==> flow/design.v <==
module PIEZO_reality_and_damedame(RESETN,CLK_1MHZ,A,T,SONG );
input RESETN,CLK_1MHZ,A,T;
output SONG;
reg SONG;
reg BUFF,BUFF2;
reg [10:0] freq,freq2;
reg [31:0] CNT_SOUND,CNT_SOUND2;
integer CLK_COUNT,CLK_COUNT2;
integer scale,scale2;
always @(*)
begin
if(A&&~T)
	SONG = BUFF;
else if(~A&&T)
	SONG = BUFF2;	
else 
	SONG =0;
end
always @( posedge CLK_1MHZ)
begin
	case(scale)
		-2: freq <= 0;
		-1: freq <= 0;
		0: freq <= 1012;	 
		1:	freq <= 1516;	  
		2:	freq <= 955;		  
		3: freq <= 1012;	  
		4: freq <= 1136;	  
		5: freq <= 1275;	  
		6: freq <= 1012;	  
		7: freq <= 0;	     
		8: freq <= 1607;	  
		9: freq <= 955;		  
		10: freq <= 1012;	  
		11: freq <= 1136;	  
		12: freq <= 1275;	  
		13: freq <= 1012;	  
		14: freq <= 675;	  
		15: freq <= 758;	  
		16: freq <= 1012;	  
		17: freq <= 0;	 	  
		18: freq <= 1516;	  
		19: freq <= 1351;	  
		20: freq <= 1275;	  
		21: freq <= 1012;	  
		22: freq <= 1136;	  
		23: freq <= 1204;	  
		24: freq <= 1136;	  
		25: freq <= 0;	  
		26: freq <= 1516;	  
		27: freq <= 758;	  
		28: freq <= 851;	  
		29: freq <= 902;	  
		30: freq <= 851;	  
		31: freq <= 0;	  
		32: freq <= 1275;	  
		33: freq <= 851;	  
		34: freq <= 955;	  
		35: freq <= 1012;	  
		36: freq <= 955;	  
		37: freq <= 1012;	  
		38: freq <= 1136;	  
		39: freq <= 0;	 	  
		40: freq <= 1012;	  
		41: freq <= 1516;	  
		42: freq <= 955;	  
		43: freq <= 1012;	  
		44: freq <= 1136;	  
		45: freq <= 1275;	  
		46: freq <= 1012;	  
		47: freq <= 0;	     
		48: freq <= 1607;	  
		49: freq <= 955;	 
		50: freq <= 1012;	  
		51: freq <= 1136;	  
		52: freq <= 1275;	  
		53: freq <= 1012;	  
		54: freq <= 675;	  
		55: freq <= 758;	  
		56: freq <= 1012;	  
		57: freq <= 0;	 	  
		58: freq <= 1516;	  
		59: freq <= 1351;	  
		60: freq <= 1275;	  
		61: freq <= 1012;	  
		62: freq <= 1136;	  
		63: freq <= 1204;	  
		64: freq <= 1136;	  
		65: freq <= 0;	  
		66: freq <= 1516;	  
		67: freq <= 758;	  
		68: freq <= 851;	  
		69: freq <= 902;	  
		70: freq <= 851;	  
		71: freq <= 0;	  
		72: freq <= 1275;	  
		73: freq <= 851;	  
		74: freq <= 955;	  
		75: freq <= 1012;	  
		76: freq <= 1136;	  
		77: freq <= 1275;	  
		78: freq <= 1275;	  
		79: freq <= 0;       
		default: freq <= 0;
	endcase
	case(scale2)
		-2: freq2 <= 0;
		-1: freq2 <= 0;	 
		0: freq2 <= 955;	  
		1: freq2 <= 851;	  
		2: freq2 <= 955;	  
		3: freq2 <= 758;	  
		4: freq2 <= 758;	  
		5: freq2 <= 758;	  
		6: freq2 <= 758;	  
		7: freq2 <= 758;	  
		8: freq2 <= 0;	  
		8: freq2 <= 0;	  
		9: freq2 <= 955;	  
		10: freq2 <= 955;	  
		11: freq2 <= 1012;	
		12: freq2 <= 1012;	
		13: freq2 <= 1012;	
		14: freq2 <= 1012;	
		15: freq2 <= 955;	 
		16: freq2 <= 955;	 
		17: freq2 <= 851;	 
		18: freq2 <= 851;	 
		19: freq2 <= 1136;	  
		20: freq2 <= 1275;	  
		21: freq2 <= 1275;	 
		22: freq2 <= 1275;	 
		23: freq2 <= 1275;	 
		24: freq2 <= 1275;	 
		25: freq2 <= 1275;	 
		26: freq2 <= 1275;	 
		27: freq2 <= 0;	  
		28: freq2 <= 0;	  
		29: freq2 <= 0;	  
		30: freq2 <= 0;	  
		31: freq2 <= 1275;	  
		32: freq2 <= 1431;	  
		33: freq2 <= 1516;	  
		34: freq2 <= 1431;	  
		35: freq2 <= 1431;	  
		36: freq2 <= 1431;	  
		37: freq2 <= 1431;	  
		38: freq2 <= 1431;	  
		39: freq2 <= 0;	  
		40: freq2 <= 0;	  
		41: freq2 <= 1136;	  
		42: freq2 <= 1136;	  
		43: freq2 <= 1012;	 
		44: freq2 <= 1012;	 
		45: freq2 <= 1012;	 
		46: freq2<= 1012;	 
		47: freq2<= 758;	  
		48: freq2 <= 758;	  
		49: freq2 <= 1012;	 
		50: freq2 <= 1012;	 
		51: freq2 <= 851;	 
		52:	freq2 <= 955;	 
		53:	freq2 <= 955;	 
		54:	freq2 <= 955;	 
		55:	freq2 <= 955;	 
		56:	freq2 <= 955;	 
		57:	freq2 <= 955;	 
		58:	freq2 <= 955;	 
		59:	freq2 <= 0;	  
		60:	freq2 <= 0;	  
		61:	freq2 <= 0;	  
		62:	freq2 <= 0;	  
		63:	freq2 <= 955;	 
		64:	freq2 <= 851;	 
		65:	freq2 <= 955;	 
		66:	freq2 <= 758;	  
		67:	freq2 <= 758;	  
		68:	freq2 <= 758;	  
		69:	freq2 <= 758;	  
		70:	freq2 <= 758;	  
		71:	freq2 <= 0;	  
		72:	freq2 <= 0;	  
		73:	freq2 <= 1136;	  
		74:	freq2 <= 1012;	 
		75:	freq2 <= 955;	 
		76:	freq2 <= 955;	 
		77:	freq2 <= 955;	 
		78:	freq2 <= 955;	 
		79:	freq2 <= 851;	 
		80:	freq2 <= 851;	 
		81:	freq2 <= 851;	 
		82:	freq2 <= 851;	 
		83:	freq2 <= 1275;	  
		84:	freq2 <= 1275;	  
		85:	freq2 <= 851;	 
		86:	freq2 <= 851;	 
		87:	freq2 <= 955;	 
		88:	freq2 <= 955;	 
		89:	freq2 <= 955;	 
		90:	freq2 <= 955;	 
		91:	freq2 <= 955;	 
		92:	freq2 <= 955;	 
		93:	freq2 <= 0;	  
		94:	freq2 <= 0;	  
		95:	freq2<= 0;	  
		96:	freq2<= 0;	  
		97:	freq2 <= 1516;	  
		98:	freq2 <= 1431;	  
		99:	freq2 <= 1275;	  
	100:	freq2 <= 1431;	  
	101:	freq2 <= 955;	 
	102:	freq2 <= 955;	 
	103:	freq2 <= 955;	 
	104:	freq2 <= 955;	 
	105:	freq2 <= 955;	 
	106:	freq2 <= 955;	 
	107:	freq2 <= 0;	  
	108:	freq2 <= 0;	  
	109:	freq2 <= 0;	  
	110:	freq2 <= 0;	  
	111:	freq2 <= 0;	  
	112:	freq2 <= 0;	  
	113:	freq2 <= 1516;	 
	114:	freq2<= 1431;	 
	115:	freq2 <= 1275;	  
	116:	freq2 <= 1431;	  
	117:	freq2 <= 851;	 
	118:	freq2 <= 851;	 
	119:	freq2 <= 851;	 
	120:	freq2 <= 851;	 
	121:	freq2 <= 851;	 
	122:	freq2 <= 851;	 
	123:	freq2 <= 0;	  
	124:	freq2 <= 0;	  
	125:	freq2 <= 0;	  
	126:	freq2 <= 0;	  
	127:	freq2 <= 851;	 
	128:	freq2 <= 955;	 
	129:	freq2 <= 1012;	 
	130:	freq2<= 955;	 
	default: freq <= 0;
	endcase		
end
always @(negedge RESETN or posedge CLK_1MHZ)
begin
	if(RESETN==1'b0)
		begin
				scale <= -2;
				BUFF <= 0;
				CNT_SOUND <= 0;
				CLK_COUNT <= 0;
		end
	else
		begin
			if(A)
				begin
					if( scale== -2 || scale == -1||
						 scale == 1|| scale == 2|| scale == 4|| scale == 5 || scale == 7 ||
						 scale == 8|| scale == 9|| scale == 11|| scale == 12|| scale == 15||
						 scale == 17|| scale == 18|| scale == 19|| scale == 20|| scale == 21||
						 scale ==23|| scale ==25|| scale == 26|| scale == 27|| scale == 29||
						 scale ==31|| scale ==32|| scale ==33|| scale ==35 || scale ==37 ||
						 scale ==41|| scale ==42|| scale == 44|| scale == 45|| scale == 47||
						 scale == 48|| scale == 49|| scale == 51|| scale == 52|| scale == 55||
						 scale ==57|| scale ==58|| scale == 59|| scale == 60|| scale == 61||
						 scale ==63|| scale ==65|| scale == 66|| scale == 67|| scale == 69||
						 scale ==71|| scale ==72|| scale == 73|| scale == 75 )
						 begin
								if( (CLK_COUNT < 300000) )         
									begin
										if(CNT_SOUND >= freq)   
											begin
												CNT_SOUND <= 0;   
												BUFF <= ~BUFF;					
												CLK_COUNT <= CLK_COUNT+1; 
											end				
										else   
											begin
												CNT_SOUND <=CNT_SOUND +1;  
												CLK_COUNT <= CLK_COUNT+1;
											end
									end						
								else  
									begin
										CLK_COUNT <= 0;	
										CNT_SOUND <= 0;	
										scale <= scale + 1;
									end
						end
					else if(scale == 3|| scale == 6|| scale ==10|| scale ==22 || scale ==24 ||
						 scale ==28|| scale ==30|| scale == 34|| scale == 39|| scale == 43||
						 scale == 46|| scale == 50|| scale == 62|| scale == 64|| scale == 68 ||scale == 70||
						 scale ==74|| scale ==77|| scale == 79)
							begin
								if( (CLK_COUNT < 600000) )         
									begin
										if(CNT_SOUND >= freq)   
											begin
												CNT_SOUND <= 0;   
												BUFF <= ~BUFF;					
												CLK_COUNT <= CLK_COUNT+1; 
											end				
										else   
											begin
												CNT_SOUND <=CNT_SOUND +1;  
												CLK_COUNT <= CLK_COUNT+1;
											end
									end						
								else  
									begin
										CLK_COUNT <= 0;	
										CNT_SOUND <= 0;
										scale <= scale + 1;
									end
							end	
					else if(scale == 0|| scale ==14|| scale ==36|| scale ==40 || scale ==54 ||
						 scale ==76)
						 begin
								if( (CLK_COUNT < 900000) )         
									begin
										if(CNT_SOUND >= freq)   
											begin
												CNT_SOUND <= 0;   
												BUFF <= ~BUFF;					
												CLK_COUNT <= CLK_COUNT+1; 
											end				
										else   
											begin
												CNT_SOUND <=CNT_SOUND +1;  
												CLK_COUNT <= CLK_COUNT+1;
											end
									end						
								else  
									begin
										CLK_COUNT <= 0;	
										CNT_SOUND <= 0;	
										scale <= scale + 1;
									end
							end
					else if(scale == 13|| scale ==16|| scale ==38|| scale ==53 || scale ==56 ||
						 scale ==78)
						 begin
								if( (CLK_COUNT < 1200000) )         
									begin
										if(CNT_SOUND >= freq)   
											begin
												CNT_SOUND <= 0;   
												BUFF <= ~BUFF;					
												CLK_COUNT <= CLK_COUNT+1; 
											end				
										else   
											begin
												CNT_SOUND <=CNT_SOUND +1;  
												CLK_COUNT <= CLK_COUNT+1;
											end
									end						
								else  
									begin
										CLK_COUNT <= 0;	
										CNT_SOUND <= 0;	
										scale <= scale + 1;
									end
						 end
					else       
						begin
							scale <= -2;
							BUFF  <= 0;
							CNT_SOUND <= 0;
							CLK_COUNT <= 0;
						end
				end
				else 
					begin
							scale <= -2;
							BUFF  <= 0;
							CNT_SOUND <= 0;
							CLK_COUNT <= 0;
					end
			end
end
always @(negedge RESETN or posedge CLK_1MHZ)
begin
	if(RESETN==1'b0)
		begin
				scale2<= -2;
				BUFF2 <= 0;
				CNT_SOUND2 <= 0;
				CLK_COUNT2 <= 0;
		end
	else
		begin	
			if(T)
				begin
					if(scale2 < 131) 
						begin
							if( (CLK_COUNT2 < 250000) )        
											begin
												if(CNT_SOUND2 >= freq2)   
													begin
														CNT_SOUND2 <= 0;   
														BUFF2 <= ~BUFF2;					
														CLK_COUNT2 <= CLK_COUNT2+1; 
													end				
												else   
													begin
														CNT_SOUND2 <=CNT_SOUND2 +1;  
														CLK_COUNT2 <= CLK_COUNT2+1;
													end
												end						
							else 
								begin
									CLK_COUNT2 <= 0;	
									CNT_SOUND2 <= 0;	
									scale2 <= scale2 + 1;
								end
						end
					else
						begin
							CLK_COUNT2 <= 0;	
							CNT_SOUND2 <= 0;	
							scale2 <= -2;
						end
				end
				else
					begin
						scale2<= -2;
						BUFF2 <= 0;
						CNT_SOUND2 <= 0;
						CLK_COUNT2 <= 0;
					end
	  end
end
endmodule
## Step by step through the tools: PIEZO_reality_and_damedame

The steps from the RTL of PIEZO_reality_and_damedame to its reports follow in flow order.
Line numbers count from 1 in the design file above.
Operators carry their Yosys type and port widths (W data, S select, Z words).
Library cell names are shortened.
Not given: --

- Design top: PIEZO_reality_and_damedame
- Clock port: CLK_1MHZ
- Cell library: sky130hd
- Library corner: tt_025C_1v80

## Word level

Source: Yosys, flattened and elaborated, memories not mapped. Widths are those after wreduce. Registers that Yosys merges into a memory's read port (data or address) are not register bits. Print and check cells do not count.

- $add $sub $neg: 6
- Order comparisons: 8
- Equality and inequality tests: 294
- Mux-type cells: 56
- Bitwise gates (word level): 4
- Reductions and logical operators: 109

Operators with widths:

| kind | count |
|---|---|
| $eq A32 B7 Y1 const B | 109 |
| $eq A32 B6 Y1 const B | 77 |
| $mux W32 | 38 |
| $eq A32 B5 Y1 const B | 37 |
| $eq A32 B4 Y1 const B | 20 |
| $eq A32 B8 Y1 const B | 19 |
| $eq A32 B3 Y1 const B | 9 |
| $eq A32 B2 Y1 const B | 6 |
| $reduce_or A133 Y1 | 1 |
| $pmux W11 S12 | 1 |
| $add A32 B2 Y32 const B | 4 |
| $pmux W11 S9 | 1 |
| $eq A32 B1 Y1 const B | 3 |
| $logic_not A32 Y1 | 3 |
| $logic_or A1 B1 Y1 | 78 |
| $add A32 B1 Y32 const B | 2 |
| $ge A32 B11 Y1 | 2 |
| $lt A32 B21 Y1 const B | 2 |
| $eq A32 B32 Y1 const B | 2 |
| $reduce_or A12 Y1 | 3 |
| $reduce_or A33 Y1 | 1 |
| $lt A32 B19 Y1 const B | 1 |
| $lt A32 B20 Y1 const B | 1 |
| $lt A32 B22 Y1 const B | 1 |
| $lt A32 B9 Y1 const B | 1 |
| $reduce_or A10 Y1 | 3 |
| $reduce_or A29 Y1 | 1 |
| $reduce_or A18 Y1 | 1 |

Not listed: further kinds 21, cells in them 50.

- Register bits: 216
- Bits of input ports: 4
- Cells after elaboration: 487

## Longest topological paths

Depth = most cells in a row (Yosys ltp): at word level without a register or memory, in the mapped netlist without a sequential cell, where the memories' decode and read muxes count.

- Depth after elaboration: 53
- ABC_AREA: 0
- Mapped depth: 15
- Mapped depth without buffers: 12

## After synthesis

Yosys stat after the flow's synthesis: flattened, memories mapped to cells. It holds for the ABC_AREA given above (unset counts as 0); a run with the other value may have another netlist.
Totals and module areas in this step are rounded.

Cells by type:

| cell | count | total area (um^2) |
|---|---|---|
| dfrtp_1 | 132 | 3.3E+03 |
| dfstp_2 | 62 | 1.63E+03 |
| nor2_1 | 167 | 626.851 |
| xor2_1 | 62 | 543.021 |
| ha_1 | 34 | 425.408 |
| nand3_1 | 85 | 425.408 |
| nand2_1 | 107 | 401.635 |
| edfxtp_1 | 11 | 330.317 |
| xnor2_1 | 36 | 315.302 |
| o21ai_0 | 48 | 240.23 |
| dfxtp_1 | 11 | 220.211 |
| nor4_1 | 34 | 212.704 |
| a21oi_1 | 40 | 200.192 |
| and3_1 | 32 | 200.192 |
| inv_1 | 51 | 191.434 |
| a211oi_1 | 21 | 157.651 |
| nand4_1 | 24 | 150.144 |
| clkbuf_1 | 39 | 146.39 |

Other cell types: 60; their cells: 278.

- Cell count: 1,274
- Mapped area: 11,720 um^2
- Sequential part of the area: 5,483 um^2
- Flip-flops: 216

## Path before layout

Source: OpenSTA report_checks on the synthesized netlist (no wires, ideal clock, input and output delay 20% of the period each), path of least setup slack; recovery checks are left aside. Register names are those of the netlist, which keeps one name where synthesis merged equal registers.

- Kind: input -> output
- Start point: in A
- End point: out SONG
- Period: 10.0 ns
- Arrival time: 2.304 ns
- Required time: 8.000 ns
- Setup slack: 5.696 ns
- Path delay: 0.304 ns
- Stages on the path: 2
- Period reached after synthesis: 4.304 ns

"path delay" is the arrival time less input delay plus setup time.
A path that ends at an output port has no setup time.
"stages on the path" counts driving pins, that of a launching flip-flop among them; a cell with two outputs on the path counts twice.
"period reached after synthesis" = period - worst setup slack (recovery checks aside). The figure is calculated, with input and output delays left at 20% of the set period.
The rows between start and end are the longest chain of elaborated cells between them; the timing report does not say that the signal goes this way. Where chains are equally long, one stands for them.
A line is the first line of the expression or statement that the cell stems from. Yosys adds cells for indexed reads and writes and turns some case tables into memories.

- Cell sequence: nand2_1 -> o21ai_0
- Length of the longest elaborated chain: 4

RTL lines, path post-synthesis:

| element | line | RTL |
|---|---|---|
| from (decl) | 2 | `input RESETN,CLK_1MHZ,A,T;` |
| $not A1 Y1 | 14 | `else if(~A&&T)` |
| $logic_and A1 B1 Y1 | 14 |  |
| $mux W1 | 14 |  |
| $mux W1 | 12 | `if(A&&~T)` |
| to (decl) | 3 | `output SONG;` |

## Timing after layout

From the final timing report of flow run A: the path of least setup slack in the routed layout; clock arrival at registers is part of the times.

- Kind: input -> output
- Start point: in A
- End point: out SONG
- Period: 10.0 ns
- Arrival time: 3.52 ns
- Required time: 8.00 ns
- Setup slack: 4.48 ns
- Stages on the path: 4

The rows between start and end are the longest chain of elaborated cells between them; the timing report does not say that the signal goes this way. Where chains are equally long, one stands for them.

- Cell sequence: clkdlybuf4s50_1 -> nand2_1 -> o21ai_0 -> clkdlybuf4s50_1
- Length of the longest elaborated chain: 4

RTL lines, path post-layout:

| element | line | RTL |
|---|---|---|
| from (decl) | 2 | `input RESETN,CLK_1MHZ,A,T;` |
| $not A1 Y1 | 14 | `else if(~A&&T)` |
| $logic_and A1 B1 Y1 | 14 |  |
| $mux W1 | 14 |  |
| $mux W1 | 12 | `if(A&&~T)` |
| to (decl) | 3 | `output SONG;` |

# Flow runs of PIEZO_reality_and_damedame

Below are 5 stored runs of the flow (Yosys, OpenROAD; platform sky130hd) on PIEZO_reality_and_damedame, each with its settings and what was measured, unordered. Constraints: input delay and output delay 20% of the set period each, output load 0.01 pF.
"clock period reached": clock period set for the run, less the worst setup slack. It is reckoned from that one timing run; input and output delays stay at 20% of the period that was set.
"critical path time" = time allowed to the worst setup path (clock period - input delay - output delay, where it has them) - its slack; a late launch clock adds to it, a late capture clock takes from it.
"total design power": no workload was simulated; the value follows from the tool's default switching activity.
The results are shown rounded.

### Flow run A

Settings: `GPL_ROUTABILITY_DRIVEN=0`, `PLACE_DENSITY_LB_ADDON=0.16`, `period_ns=10.0`, `CAP_MARGIN=20`, `CORE_MARGIN=2`, `CORE_UTILIZATION=40`, `SLEW_MARGIN=20`

- Smallest setup slack: 4.479 ns
- Standard-cell area after layout: 13,060 um^2
- Utilization after routing: 45.4 %
- Sum of negative setup slack: 0.000 ns
- Clock period reached: 5.521 ns
- Cell area after synthesis: 11,720 um^2
- Die area: 30,680 um^2
- Critical path time: 1.52 ns
- Worst setup path type: input -> output
- Total design power: 0.001885 W

### Flow run B

Settings: `CELL_PAD_IN_SITES_DETAIL_PLACEMENT=1`, `CORE_UTILIZATION=38`, `CTS_CLUSTER_DIAMETER=175`, `CTS_CLUSTER_SIZE=57`, `GPL_ROUTABILITY_DRIVEN=1`, `PLACE_DENSITY_LB_ADDON=0.17`, `SETUP_SLACK_MARGIN=0.9`, `TNS_END_PERCENT=30`, `period_ns=6.54`, `CAP_MARGIN=20`, `CORE_MARGIN=2`, `SLEW_MARGIN=20`

- Smallest setup slack: 2.137 ns
- Standard-cell area after layout: 12,390 um^2
- Utilization after routing: 40.6 %
- Sum of negative setup slack: 0.000 ns
- Clock period reached: 4.403 ns
- Cell area after synthesis: 11,720 um^2
- Die area: 32,260 um^2
- Critical path time: 4.40 ns
- Worst setup path type: register -> register
- Total design power: 0.002007 W

### Flow run C

Settings: `CELL_PAD_IN_SITES_DETAIL_PLACEMENT=2`, `CORE_UTILIZATION=34`, `CTS_CLUSTER_DIAMETER=351`, `GPL_TIMING_DRIVEN=1`, `PLACE_DENSITY_LB_ADDON=0.17`, `TNS_END_PERCENT=40`, `period_ns=4.38`, `CAP_MARGIN=20`, `CORE_MARGIN=2`, `SLEW_MARGIN=20`

- Smallest setup slack: 0.385 ns
- Standard-cell area after layout: 13,310 um^2
- Utilization after routing: 39.5 %
- Sum of negative setup slack: 0.000 ns
- Clock period reached: 3.995 ns
- Cell area after synthesis: 11,720 um^2
- Die area: 35,960 um^2
- Critical path time: 4.00 ns
- Worst setup path type: register -> register
- Total design power: 0.004418 W

### Flow run D

Settings: `ABC_AREA=1`, `CAP_MARGIN=30`, `CELL_PAD_IN_SITES_DETAIL_PLACEMENT=2`, `CORE_ASPECT_RATIO=1.24`, `CORE_UTILIZATION=44`, `CTS_CLUSTER_DIAMETER=321`, `CTS_CLUSTER_SIZE=31`, `HOLD_SLACK_MARGIN=-0.03`, `MAX_ROUTING_LAYER=met4`, `SLEW_MARGIN=15`, `period_ns=8.73`, `CORE_MARGIN=2`

- Smallest setup slack: 3.431 ns
- Standard-cell area after layout: 13,190 um^2
- Utilization after routing: 47.5 %
- Sum of negative setup slack: 0.000 ns
- Clock period reached: 5.299 ns
- Cell area after synthesis: 12,360 um^2
- Die area: 29,460 um^2
- Critical path time: 1.81 ns
- Worst setup path type: input -> output
- Total design power: 0.001687 W

### Flow run E

Settings: `CORE_UTILIZATION=18`, `period_ns=5.36`, `CAP_MARGIN=20`, `CORE_MARGIN=2`, `SLEW_MARGIN=20`

- Smallest setup slack: 1.260 ns
- Standard-cell area after layout: 13,560 um^2
- Utilization after routing: 21.0 %
- Sum of negative setup slack: 0.000 ns
- Clock period reached: 4.100 ns
- Cell area after synthesis: 11,720 um^2
- Die area: 67,150 um^2
- Critical path time: 4.10 ns
- Worst setup path type: register -> register
- Total design power: 0.003341 W
